==> flow/design.v <==
module cache(
    clk,
    proc_reset,
    proc_read,
    proc_write,
    proc_addr,
    proc_wdata,
    proc_stall,
    proc_rdata,
    mem_read,
    mem_write,
    mem_addr,
    mem_rdata,
    mem_wdata,
    mem_ready
);
    input          clk;
    input          proc_reset;
    input          proc_read, proc_write;
    input   [29:0] proc_addr;
    input   [31:0] proc_wdata;
    output 	reg        proc_stall;
    output  reg [31:0] proc_rdata;
    input  [127:0] mem_rdata;
    input          mem_ready;
    output   reg    mem_read, mem_write;
    output reg [27:0] mem_addr;
    output reg [127:0] mem_wdata;
    wire [1:0]read_and_write;
	assign read_and_write = {proc_read , proc_write};
	reg [127:0]block_0, block_1, block_2, block_3, block_4, block_5, block_6, block_7,block;
	reg [127:0]block_next_0, block_next_1, block_next_2, block_next_3, block_next_4, block_next_5, block_next_6, block_next_7, block_next;
	reg [7:0]dirty;
	reg [7:0]dirty_next;
	reg [7:0]valid;
	reg [7:0]valid_next;
	reg [24:0]tag_0, tag_1, tag_2, tag_3, tag_4, tag_5, tag_6, tag_7;
	reg [24:0]tag_next_0, tag_next_1, tag_next_2, tag_next_3, tag_next_4, tag_next_5, tag_next_6, tag_next_7;
	reg [31:0] block_to_read;
	reg [127:0]block_to_write;
	reg [24:0]tag;
	reg [1:0]block_offset;
	reg dirty_now;
	reg valid_now;
	reg [31:0] proc_wdata_place;
	reg [1:0] state, next_state;						 
	reg hit, stall;
	always@(*)							 
	begin
		case (proc_addr[4:2])
			3'b000:
				begin
					tag = tag_0;
					dirty_now = dirty[0];
					valid_now = valid[0];
					block = block_0;
				end
			3'b001:
				begin
					tag = tag_1;
					dirty_now = dirty[1];
					valid_now = valid[1];
					block = block_1;
				end
			3'b010:
				begin
					tag = tag_2;
					dirty_now = dirty[2];
					valid_now = valid[2];
					block = block_2;
				end
			3'b011:
				begin
					tag = tag_3;
					dirty_now = dirty[3];
					valid_now = valid[3];
					block = block_3;
				end
			3'b100:
				begin
					tag = tag_4;
					dirty_now = dirty[4];
					valid_now = valid[4];
					block = block_4;
				end
			3'b101:
				begin
					tag = tag_5;
					dirty_now = dirty[5];
					valid_now = valid[5];
					block = block_5;
				end
			3'b110:
				begin
					tag = tag_6;
					dirty_now = dirty[6];
					valid_now = valid[6];
					block = block_6;
				end
			3'b111:
				begin
					tag = tag_7;
					dirty_now = dirty[7];
					valid_now = valid[7];
					block = block_7;
				end
		endcase
	end
	always@(*)					 
	begin
		if (proc_read)
		begin
		case(proc_addr[1:0])
			2'b00:
				begin
					block_to_read = block[31:0];
				end
			2'b01:
				begin
					block_to_read = block[63:32];
				end
			2'b10:
				begin
					block_to_read = block[95:64];
				end
			2'b11:
				begin
					block_to_read = block[127:96];
				end
			endcase
		end
		else
		begin
			block_to_read = 32'b0;
		end
	end
	always@(*)					 
	begin
		if (proc_write)
		begin
			case (proc_addr[1:0])
			2'b00:
				begin
					block_to_write = {block[127:32], proc_wdata};
				end
			2'b01:
				begin
					block_to_write = {block[127:64], proc_wdata, block[31:0]};
				end
			2'b10:
				begin
					block_to_write = {block[127:96], proc_wdata, block[63:0]};
				end
			2'b11:
				begin
					block_to_write = {proc_wdata , block[95:0]};
				end
			endcase
		end
		else
		begin
			block_to_write = 128'd0;
		end
	end
	always@(*)					 
	begin
		if (valid_now && ~state[1] && ~state[0] && (proc_addr[29:5] == tag ))
			begin
				hit = 1'b1;
				stall = 1'b0;
			end
		else
			begin
				hit = 1'b0;
				stall = 1'b1;
			end
	end
	always@(*)					 
	begin
		case (state)
			2'b00:				 
				begin
					tag_next_0 = tag_0;
					tag_next_1 = tag_1;
					tag_next_2 = tag_2;
					tag_next_3 = tag_3;
					tag_next_4 = tag_4;
					tag_next_5 = tag_5;
					tag_next_6 = tag_6;
					tag_next_7 = tag_7;
					if (proc_write && hit)
						begin
							case(proc_addr[4:2])
								3'b000:
									begin
										valid_next = valid;
										dirty_next = dirty;
										valid_next[0] = 1'b1;
										dirty_next[0] = 1'b1;
										block_next_0 = block_to_write;
										block_next_1 = block_1;
										block_next_2 = block_2;
										block_next_3 = block_3;
										block_next_4 = block_4;
										block_next_5 = block_5;
										block_next_6 = block_6;
										block_next_7 = block_7;
									end
								3'b001:
									begin
										valid_next = valid;
										dirty_next = dirty;
										valid_next[1] = 1'b1;
										dirty_next[1] = 1'b1;
										block_next_0 = block_0;
										block_next_1 = block_to_write;
										block_next_2 = block_2;
										block_next_3 = block_3;
										block_next_4 = block_4;
										block_next_5 = block_5;
										block_next_6 = block_6;
										block_next_7 = block_7;
									end
								3'b010:
									begin
										valid_next = valid;
										dirty_next = dirty;
										valid_next[2] = 1'b1;
										dirty_next[2] = 1'b1;
										block_next_0 = block_0;
										block_next_1 = block_1;
										block_next_2 = block_to_write;
										block_next_3 = block_3;
										block_next_4 = block_4;
										block_next_5 = block_5;
										block_next_6 = block_6;
										block_next_7 = block_7;
									end
								3'b011:
									begin
										valid_next = valid;
										dirty_next = dirty;
										valid_next[3] = 1'b1;
										dirty_next[3] = 1'b1;
										block_next_0 = block_0;
										block_next_1 = block_1;
										block_next_2 = block_2;
										block_next_3 = block_to_write;
										block_next_4 = block_4;
										block_next_5 = block_5;
										block_next_6 = block_6;
										block_next_7 = block_7;
									end
								3'b100:
									begin
										valid_next = valid;
										dirty_next = dirty;
										valid_next[4] = 1'b1;
										dirty_next[4] = 1'b1;
										block_next_0 = block_0;
										block_next_1 = block_1;
										block_next_2 = block_2;
										block_next_3 = block_3;
										block_next_4 = block_to_write;
										block_next_5 = block_5;
										block_next_6 = block_6;
										block_next_7 = block_7;
									end
								3'b101:
									begin
										valid_next = valid;
										dirty_next = dirty;
										valid_next[5] = 1'b1;
										dirty_next[5] = 1'b1;
										block_next_0 = block_0;
										block_next_1 = block_1;
										block_next_2 = block_2;
										block_next_3 = block_3;
										block_next_4 = block_4;
										block_next_5 = block_to_write;
										block_next_6 = block_6;
										block_next_7 = block_7;
									end
								3'b110:
									begin
										valid_next = valid;
										dirty_next = dirty;
										valid_next[6] = 1'b1;
										dirty_next[6] = 1'b1;
										block_next_0 = block_0;
										block_next_1 = block_1;
										block_next_2 = block_2;
										block_next_3 = block_3;
										block_next_4 = block_4;
										block_next_5 = block_5;
										block_next_6 = block_to_write;
										block_next_7 = block_7;
									end
								3'b111:
									begin
										valid_next = valid;
										dirty_next = dirty;
										valid_next[7] = 1'b1;
										dirty_next[7] = 1'b1;
										block_next_0 = block_0;
										block_next_1 = block_1;
										block_next_2 = block_2;
										block_next_3 = block_3;
										block_next_4 = block_4;
										block_next_5 = block_5;
										block_next_6 = block_6;
										block_next_7 = block_to_write;
									end
								endcase
						end
					else
						begin
							valid_next = valid;
							dirty_next = dirty;
							block_next_0 = block_0;
							block_next_1 = block_1;
							block_next_2 = block_2;
							block_next_3 = block_3;
							block_next_4 = block_4;
							block_next_5 = block_5;
							block_next_6 = block_6;
							block_next_7 = block_7;
						end
				end
			2'b01:					 
				begin
					valid_next = valid;
					dirty_next = dirty;				
					tag_next_0 = tag_0;
					tag_next_1 = tag_1;
					tag_next_2 = tag_2;
					tag_next_3 = tag_3;
					tag_next_4 = tag_4;
					tag_next_5 = tag_5;
					tag_next_6 = tag_6;
					tag_next_7 = tag_7;
					block_next_0 = block_0;
					block_next_1 = block_1;
					block_next_2 = block_2;
					block_next_3 = block_3;
					block_next_4 = block_4;
					block_next_5 = block_5;
					block_next_6 = block_6;
					block_next_7 = block_7;
				end
			2'b10:			 
				begin
					case (proc_addr[4:2])
						3'b000:
							begin
							valid_next = valid;
							dirty_next = dirty;
							valid_next[0] = 1'b1;
							dirty_next[0] = 1'b0;
							tag_next_0 = proc_addr[29:5];
							tag_next_1 = tag_1;
							tag_next_2 = tag_2;
							tag_next_3 = tag_3;
							tag_next_4 = tag_4;
							tag_next_5 = tag_5;
							tag_next_6 = tag_6;
							tag_next_7 = tag_7;
							block_next_0 = mem_rdata;
							block_next_1 = block_1;
							block_next_2 = block_2;
							block_next_3 = block_3;
							block_next_4 = block_4;
							block_next_5 = block_5;
							block_next_6 = block_6;
							block_next_7 = block_7;
							end
						3'b001:
							begin
							valid_next = valid;
							dirty_next = dirty;
							valid_next[1] = 1'b1;
							dirty_next[1] = 1'b0;
							tag_next_0 = tag_0;
							tag_next_1 = proc_addr[29:5];
							tag_next_2 = tag_2;
							tag_next_3 = tag_3;
							tag_next_4 = tag_4;
							tag_next_5 = tag_5;
							tag_next_6 = tag_6;
							tag_next_7 = tag_7;
							block_next_0 = block_0;
							block_next_1 = mem_rdata;
							block_next_2 = block_2;
							block_next_3 = block_3;
							block_next_4 = block_4;
							block_next_5 = block_5;
							block_next_6 = block_6;
							block_next_7 = block_7;	
							end
						3'b010:
							begin
							valid_next = valid;
							dirty_next = dirty;
							valid_next[2] = 1'b1;
							dirty_next[2] = 1'b0;
							tag_next_0 = tag_0;
							tag_next_1 = tag_1;
							tag_next_2 = proc_addr[29:5];
							tag_next_3 = tag_3;
							tag_next_4 = tag_4;
							tag_next_5 = tag_5;
							tag_next_6 = tag_6;
							tag_next_7 = tag_7;
							block_next_0 = block_0;
							block_next_1 = block_1;
							block_next_2 = mem_rdata;
							block_next_3 = block_3;
							block_next_4 = block_4;
							block_next_5 = block_5;
							block_next_6 = block_6;
							block_next_7 = block_7;	
							end
						3'b011:
							begin
							valid_next = valid;
							dirty_next = dirty;
							valid_next[3] = 1'b1;
							dirty_next[3] = 1'b0;
							tag_next_0 = tag_0;
							tag_next_1 = tag_1;
							tag_next_2 = tag_2;
							tag_next_3 = proc_addr[29:5];
							tag_next_4 = tag_4;
							tag_next_5 = tag_5;
							tag_next_6 = tag_6;
							tag_next_7 = tag_7;
							block_next_0 = block_0;
							block_next_1 = block_1;
							block_next_2 = block_2;
							block_next_3 = mem_rdata;
							block_next_4 = block_4;
							block_next_5 = block_5;
							block_next_6 = block_6;
							block_next_7 = block_7;	
							end
						3'b100:
							begin
							valid_next = valid;
							dirty_next = dirty;
							valid_next[4] = 1'b1;
							dirty_next[4] = 1'b0;
							tag_next_0 = tag_0;
							tag_next_1 = tag_1;
							tag_next_2 = tag_2;
							tag_next_3 = tag_3;
							tag_next_4 = proc_addr[29:5];
							tag_next_5 = tag_5;
							tag_next_6 = tag_6;
							tag_next_7 = tag_7;
							block_next_0 = block_0;
							block_next_1 = block_1;
							block_next_2 = block_2;
							block_next_3 = block_3;
							block_next_4 = mem_rdata;
							block_next_5 = block_5;
							block_next_6 = block_6;
							block_next_7 = block_7;	
							end
						3'b101:
							begin
							valid_next = valid;
							dirty_next = dirty;
							valid_next[5] = 1'b1;
							dirty_next[5] = 1'b0;
							tag_next_0 = tag_0;
							tag_next_1 = tag_1;
							tag_next_2 = tag_2;
							tag_next_3 = tag_3;
							tag_next_4 = tag_4;
							tag_next_5 = proc_addr[29:5];
							tag_next_6 = tag_6;
							tag_next_7 = tag_7;
							block_next_0 = block_0;
							block_next_1 = block_1;
							block_next_2 = block_2;
							block_next_3 = block_3;
							block_next_4 = block_4;
							block_next_5 = mem_rdata;
							block_next_6 = block_6;
							block_next_7 = block_7;	
							end
						3'b110:
							begin
							valid_next = valid;
							dirty_next = dirty;
							valid_next[6] = 1'b1;
							dirty_next[6] = 1'b0;
							tag_next_0 = tag_0;
							tag_next_1 = tag_1;
							tag_next_2 = tag_2;
							tag_next_3 = tag_3;
							tag_next_4 = tag_4;
							tag_next_5 = tag_5;
							tag_next_6 = proc_addr[29:5];
							tag_next_7 = tag_7;
							block_next_0 = block_0;
							block_next_1 = block_1;
							block_next_2 = block_2;
							block_next_3 = block_3;
							block_next_4 = block_4;
							block_next_5 = block_5;
							block_next_6 = mem_rdata;
							block_next_7 = block_7;	
							end
						3'b111:
							begin
							valid_next = valid;
							dirty_next = dirty;
							valid_next[7] = 1'b1;
							dirty_next[7] = 1'b0;
							tag_next_0 = tag_0;
							tag_next_1 = tag_1;
							tag_next_2 = tag_2;
							tag_next_3 = tag_3;
							tag_next_4 = tag_4;
							tag_next_5 = tag_5;
							tag_next_6 = tag_6;
							tag_next_7 = proc_addr[29:5];
							block_next_0 = block_0;
							block_next_1 = block_1;
							block_next_2 = block_2;
							block_next_3 = block_3;
							block_next_4 = block_4;
							block_next_5 = block_5;
							block_next_6 = block_6;
							block_next_7 = mem_rdata;					
							end
					endcase
				end
			2'b11:					 
				begin
					valid_next = valid;
					dirty_next = dirty;				
					tag_next_0 = tag_0;
					tag_next_1 = tag_1;
					tag_next_2 = tag_2;
					tag_next_3 = tag_3;
					tag_next_4 = tag_4;
					tag_next_5 = tag_5;
					tag_next_6 = tag_6;
					tag_next_7 = tag_7;
					block_next_0 = block_0;
					block_next_1 = block_1;
					block_next_2 = block_2;
					block_next_3 = block_3;
					block_next_4 = block_4;
					block_next_5 = block_5;
					block_next_6 = block_6;
					block_next_7 = block_7;
				end
			endcase	
	end
	always@(*)					 
	begin
		case(state)
			2'b00:				 
				begin
					proc_stall = stall;
					mem_read = 1'b0;
					mem_write= 1'b0;
					mem_addr = 28'b0;
					mem_wdata= 128'b0;
					if (proc_read && hit)
						begin
							proc_rdata = block_to_read;
						end
					else
						begin
							proc_rdata = 32'b0;
						end
				end
			2'b01:				 
				begin
					proc_stall = 1'b1;
					proc_rdata = 32'b0;
					mem_read = 1'b0;
					mem_write= 1'b1;
					mem_addr = {tag , proc_addr[4:2]};
					mem_wdata= block;
				end
			2'b10:				 
				begin
					proc_stall = 1'b1;
					proc_rdata = 32'b0;
					mem_read = 1'b1;
					mem_write= 1'b0;
					mem_addr = proc_addr[29:2];					
					mem_wdata=128'b0;
				end
			2'b11:
				begin
					proc_stall = 1'b1;
					proc_rdata = 32'b0;
					mem_read = 1'b1;
					mem_write= 1'b0;
					mem_addr = proc_addr[29:2];					
					mem_wdata=128'b0;
				end
		endcase
	end
	always@(*)						 
	begin
		case(state)
			2'b00:					 
				begin
					if (hit)
						begin
							next_state = 2'b00;
						end
					else if (dirty_now)
						begin
							next_state = 2'b01;
						end
					else
						begin
							next_state = 2'b10;
						end
				end
			2'b01:					 
				begin
					if (mem_ready)
						begin
						next_state = 2'b10;
						end
					else
						begin
						next_state = 2'b01;
						end
				end
			2'b10:					 
				begin
					if (mem_ready)
						begin
							next_state = 2'b00;
						end
					else
						begin
							next_state = 2'b10;
						end
				end
			2'b11:
				begin
					next_state = 2'b11;
				end
			endcase
	end
always@( posedge clk or posedge proc_reset ) begin
    if( proc_reset ) begin
			state <= 2'b00;
			block_0 <= 128'b0;
			block_1 <= 128'b0;
			block_2 <= 128'b0;
			block_3 <= 128'b0;
			block_4 <= 128'b0;
			block_5 <= 128'b0;
			block_6 <= 128'b0;
			block_7 <= 128'b0;
			valid <= 8'd0;
			dirty <= 8'd0;
			tag_0 <= 25'd0;
			tag_1 <= 25'd0;
			tag_2 <= 25'd0;
			tag_3 <= 25'd0;
			tag_4 <= 25'd0;
			tag_5 <= 25'd0;
			tag_6 <= 25'd0;
			tag_7 <= 25'd0;
    end
    else begin
		valid <= valid_next;
		dirty <= dirty_next;
		tag_0 <= tag_next_0;
		tag_1 <= tag_next_1;
		tag_2 <= tag_next_2;
		tag_3 <= tag_next_3;
		tag_4 <= tag_next_4;
		tag_5 <= tag_next_5;
		tag_6 <= tag_next_6;
		tag_7 <= tag_next_7;
		state <= next_state;
		block_0 <= block_next_0;
		block_1 <= block_next_1;
		block_2 <= block_next_2;
		block_3 <= block_next_3;
		block_4 <= block_next_4;
		block_5 <= block_next_5;
		block_6 <= block_next_6;
		block_7 <= block_next_7;
    end
end
endmodule
# --- Reports on cache ---
# What the tools print for cache, step after step.
# Line numbers count from 1 in the design file above.
# Cell names lack the library's common part.
setup:
  top_module: "cache"
  clock: "clk"
  library: "sky130hd"
  lib_corner: "tt_025C_1v80"

# --- Word level ---
# Yosys after proc, flatten, opt, wreduce and memory -nomap, before mapping. Memory bits, and registers merged into a memory's read port (data or address), are not among the register bits. Print and check cells are not counted. Equal cells are merged and count once.
classes:
  reduce_and_logical: 39
  mux: 98
  bitwise: 4
  equal: 31
op_table:
  columns: ["operator", "count"]
  rows:
  - ["128-bit two-way mux", 25]
  - ["128-bit case mux with 2-bit select", 9]
  - ["128-bit case mux with 8-bit select", 1]
  - ["128-bit case mux with 4-bit select", 1]
  - ["25-bit two-way mux", 16]
  - ["25-bit case mux with 8-bit select", 1]
  - ["32-bit case mux with 4-bit select", 1]
  - ["28-bit case mux with 3-bit select", 1]
  - ["32-bit case mux with 2-bit select", 1]
  - ["32-bit two-way mux", 2]
  - ["7-bit OR reduction", 8]
  - ["2-bit != test (second input constant)", 17]
  - ["4-bit AND reduction", 8]
  - ["8-bit case mux with 2-bit select", 2]
  - ["25-bit == test", 1]
  - ["1-bit case mux with 2-bit select", 11]
  - ["2-bit AND reduction", 9]
  - ["1-bit two-way mux", 18]
  - ["1-bit case mux with 8-bit select", 2]
  - ["8-bit two-way mux", 2]
  - ["3-bit == test (second input constant)", 4]
  - ["3-bit OR reduction", 3]
  - ["2-bit == test (second input constant)", 4]
  - ["2-bit case mux with 4-bit select", 1]
  - ["2-bit two-way mux", 4]
  - ["2-bit OR reduction", 3]
  - ["3-bit by 2-bit == test with 1-bit output (second input constant)", 2]
  - ["1-bit logical AND", 5]
# Not listed: further kinds 5, cells in them 10.
bits:
  register_bits: 1242

# --- Logic depth ---
# Yosys ltp: most cells in a row. Word level: on the elaborated netlist, between registers, memories and ports. Mapped: between sequential cells and ports; inverters and the memories' decode and read muxes count.
logic_depth:
  word_depth: 9
  ABC_AREA: 0
  depth_mapped: 15
  depth_no_buf: 9

# --- Mapped cells and area ---
# Yosys stat after the flow's synthesis: flattened, memories mapped to cells. It holds for the ABC_AREA given above (unset counts as 0); a run with the other value may have another netlist.
# The area totals of this step are shown rounded.
by_type:
  columns: ["cell", "count", "type_area_um2"]
  rows:
  - ["dfrtp_1", 1242, 3.11E+04]
  - ["mux2_2", 943, 1.06E+04]
  - ["mux2_1", 316, 3.56E+03]
  - ["mux2i_1", 202, 2.02E+03]
  - ["o21ai_0", 343, 1.72E+03]
  - ["nor2_1", 355, 1.33E+03]
  - ["a21oi_1", 246, 1.23E+03]
  - ["mux4_2", 48, 1.08E+03]
  - ["nand2_1", 256, 960.922]
  - ["o22ai_1", 130, 813.28]
  - ["clkbuf_1", 216, 810.778]
  - ["buf_4", 76, 570.547]
  - ["a221oi_1", 64, 560.538]
  - ["nor3_1", 86, 430.413]
  - ["nor2b_1", 64, 400.384]
  - ["a22o_1", 40, 350.336]
  - ["buf_2", 70, 350.336]
  - ["buf_6", 30, 337.824]
# Other cell types: 52; their cells: 347.
mapped:
  seq_area_mm2: 0.031
  cells: 5074
  flip_flops: 1242
  mapped_area_mm2: 0.061

# --- Path before layout ---
# Source: OpenSTA report_checks on the synthesized netlist (no wires, ideal clock, input and output delay 20% of the period each), path of least setup slack; recovery checks are left aside. Register names are those of the netlist, which keeps one name where synthesis merged equal registers.
synth_timing:
  path_kind: "input-to-output"
  start: "input proc_addr[4]"
  end: "output proc_rdata[11]"
  n_path_buf: 4
  arrival_ps: 4541
  output_delay_ps: 2000
  tclk_ps: 10000
  path_slack_ps: 3459
  in_delay_ps: 2000
  path_delay_ps: 2541
  driving_pins: 12
  synth_period_reached_ps: 6541
# "path_delay_ps" is the arrival time less input delay plus setup time.
# A path that ends at an output port has no setup time.
# "driving_pins" counts driving pins, that of a launching flip-flop among them; a cell with two outputs on the path counts twice.
# "synth_period_reached_ps" is the clock period less the worst setup slack; recovery checks do not enter. This is arithmetic on one report: input and output delays are still those of the set period (20% each).
# Between the ends stands the longest chain of elaborated cells between them, by number of cells; it is not shown to be the way that was timed. Of several equally long chains one is given.
# Each line given opens the expression or statement behind the cell; cells for indexed reads and writes are added by Yosys, which also makes memories of some case tables.
synth_between:
  cell_sequence: "buf_4 -> or3_1 -> buf_2 -> buf_2 -> o22ai_1 -> xor2_1 -> nand4_1 -> nor4_2 -> and4_1 -> nand3_1 -> clkbuf_1 -> a211oi_1"
  elab_chain_len: 9
  cells_between: 21
  cone_classes: "eq/ne: 8; mux: 8; reduce/logical: 5"
synth_lines:
  columns: ["element", "line", "rtl"]
  rows:
  - ["start, declared", 20, "input   [29:0] proc_addr;"]
  - ["3-bit == test", 50, "case (proc_addr[4:2])"]
  - ["1-bit case mux with 8-bit select", 50, null]
  - ["1-bit logical AND x3", 167, "if (valid_now && ~state[1] && ~state[0] && (proc_addr[29:5] == tag ))"]
  - ["1-bit two-way mux", 167, null]
  - ["1-bit logical AND", 573, "if (proc_read && hit)"]
  - ["32-bit two-way mux", 573, null]
  - ["32-bit case mux with 2-bit select", 565, "case(state)"]
  - ["end, declared", 23, "output  reg [31:0] proc_rdata;"]

# --- Timing after layout ---
# Path of least setup slack in the final report of entry A (OpenROAD, finished layout, wires in). Where an end is a register, its clock arrival counts in the times.
# The path's times are printed in steps of 10 ps; the period is the one set.
layout_timing:
  path_kind: "input-to-output"
  start: "input proc_addr[2]"
  end: "output proc_rdata[2]"
  driving_pins: 14
  n_path_buf: 10
  path_slack_ps: 1340
  output_delay_ps: 2820
  tclk_ps: 14100
  arrival_ps: 9940
  in_delay_ps: 2820
# Between the ends stands the longest chain of elaborated cells between them, by number of cells; it is not shown to be the way that was timed. Of several equally long chains one is given.
layout_between:
  cell_sequence: "clkdlybuf4s50_1 -> buf_4 -> buf_4 -> buf_2 -> buf_2 -> buf_2 -> buf_4 -> buf_2 -> buf_2 -> a21oi_1 -> nor2_1 -> mux2i_1 -> a211oi_1 -> clkdlybuf4s50_1"
  elab_chain_len: 9
  cells_between: 21
  cone_classes: "eq/ne: 8; mux: 8; reduce/logical: 5"
layout_lines:
  columns: ["element", "line", "rtl"]
  rows:
  - ["start, declared", 20, "input   [29:0] proc_addr;"]
  - ["3-bit == test", 50, "case (proc_addr[4:2])"]
  - ["1-bit case mux with 8-bit select", 50, null]
  - ["1-bit logical AND x3", 167, "if (valid_now && ~state[1] && ~state[0] && (proc_addr[29:5] == tag ))"]
  - ["1-bit two-way mux", 167, null]
  - ["1-bit logical AND", 573, "if (proc_read && hit)"]
  - ["32-bit two-way mux", 573, null]
  - ["32-bit case mux with 2-bit select", 565, "case(state)"]
  - ["end, declared", 23, "output  reg [31:0] proc_rdata;"]

# 3 stored runs of cache in the flow (synthesis by Yosys, layout by OpenROAD, sky130hd cells), in arbitrary order. Constraints: input delay and output delay 20% of the set period each, output load 0.01 pF.
# By "period_less_ws_ps" is meant the clock period of the run minus its worst setup slack. This is arithmetic on one report: input and output delays are still those of the set period (20% each).
# "worst_path_ps": the worst setup path's part of the clock period (all of it between registers, 20% less for each end at a port) less its slack. A launch clock that arrives late makes it longer, a capture clock that arrives late makes it shorter.
# "fin_power_mw" rests on the timing tool's default activity at the inputs, not on a simulated workload.
# "worst_path_ps" is known to 10 ps.
# The measured numbers are rounded.
runs:
  - name: "entry A"
    settings:
      CAP_MARGIN: 30
      CELL_PAD_IN_SITES_DETAIL_PLACEMENT: 2
      CELL_PAD_IN_SITES_GLOBAL_PLACEMENT: 0
      CORE_UTILIZATION: 26
      CTS_CLUSTER_DIAMETER: 338
      CTS_CLUSTER_SIZE: 59
      GPL_ROUTABILITY_DRIVEN: 0
      GPL_TIMING_DRIVEN: 0
      MAX_ROUTING_LAYER: "met4"
      MIN_ROUTING_LAYER: "met1"
      PLACE_DENSITY_LB_ADDON: 0.08
      SETUP_SLACK_MARGIN: 1.59
      SLEW_MARGIN: 5
      TNS_END_PERCENT: 5
      period_ns: 14.1
      CORE_MARGIN: 2
    results:
      worst_setup_slack_ps: 1300
      worst_path_ps: 7120
      worstPathKind: "input-to-output"
      synthArea_mm2: 0.061
      die_area_mm2: 0.24
      worst_hold_slack_ps: 500
      fin_power_mw: 13
      period_less_ws_ps: 12758
      final_setup_tns_ps: 0
      post_route_util_pct: 31
  - name: "entry B"
    settings:
      ABC_AREA: 1
      CORE_UTILIZATION: 30
      CTS_CLUSTER_SIZE: 85
      PLACE_DENSITY: 0.5
      period_ns: 10.0
      CAP_MARGIN: 20
      CORE_MARGIN: 2
      SLEW_MARGIN: 20
    results:
      worst_setup_slack_ps: 1400
      post_route_util_pct: 36
      worst_path_ps: 4550
      worstPathKind: "input-to-output"
      final_setup_tns_ps: 0
      die_area_mm2: 0.21
      period_less_ws_ps: 8554
      worst_hold_slack_ps: 470
      synthArea_mm2: 0.062
      fin_power_mw: 22
  - name: "entry C"
    settings:
      ABC_AREA: 0
      CELL_PAD_IN_SITES_DETAIL_PLACEMENT: 2
      CELL_PAD_IN_SITES_GLOBAL_PLACEMENT: 2
      CORE_UTILIZATION: 30
      CTS_CLUSTER_DIAMETER: 232
      CTS_CLUSTER_SIZE: 85
      GPL_ROUTABILITY_DRIVEN: 0
      HOLD_SLACK_MARGIN: 0.21
      MAX_ROUTING_LAYER: "met5"
      MIN_ROUTING_LAYER: "met1"
      PLACE_DENSITY: 0.5
      SETUP_SLACK_MARGIN: 0.85
      TNS_END_PERCENT: 10
      period_ns: 8.62
      CAP_MARGIN: 20
      CORE_MARGIN: 2
      SLEW_MARGIN: 20
    results:
      post_route_util_pct: 34
      worst_path_ps: 4240
      worstPathKind: "input-to-output"
      worst_hold_slack_ps: 510
      fin_power_mw: 20
      final_setup_tns_ps: 0
      period_less_ws_ps: 7684
      worst_setup_slack_ps: 940
      die_area_mm2: 0.21
      synthArea_mm2: 0.061
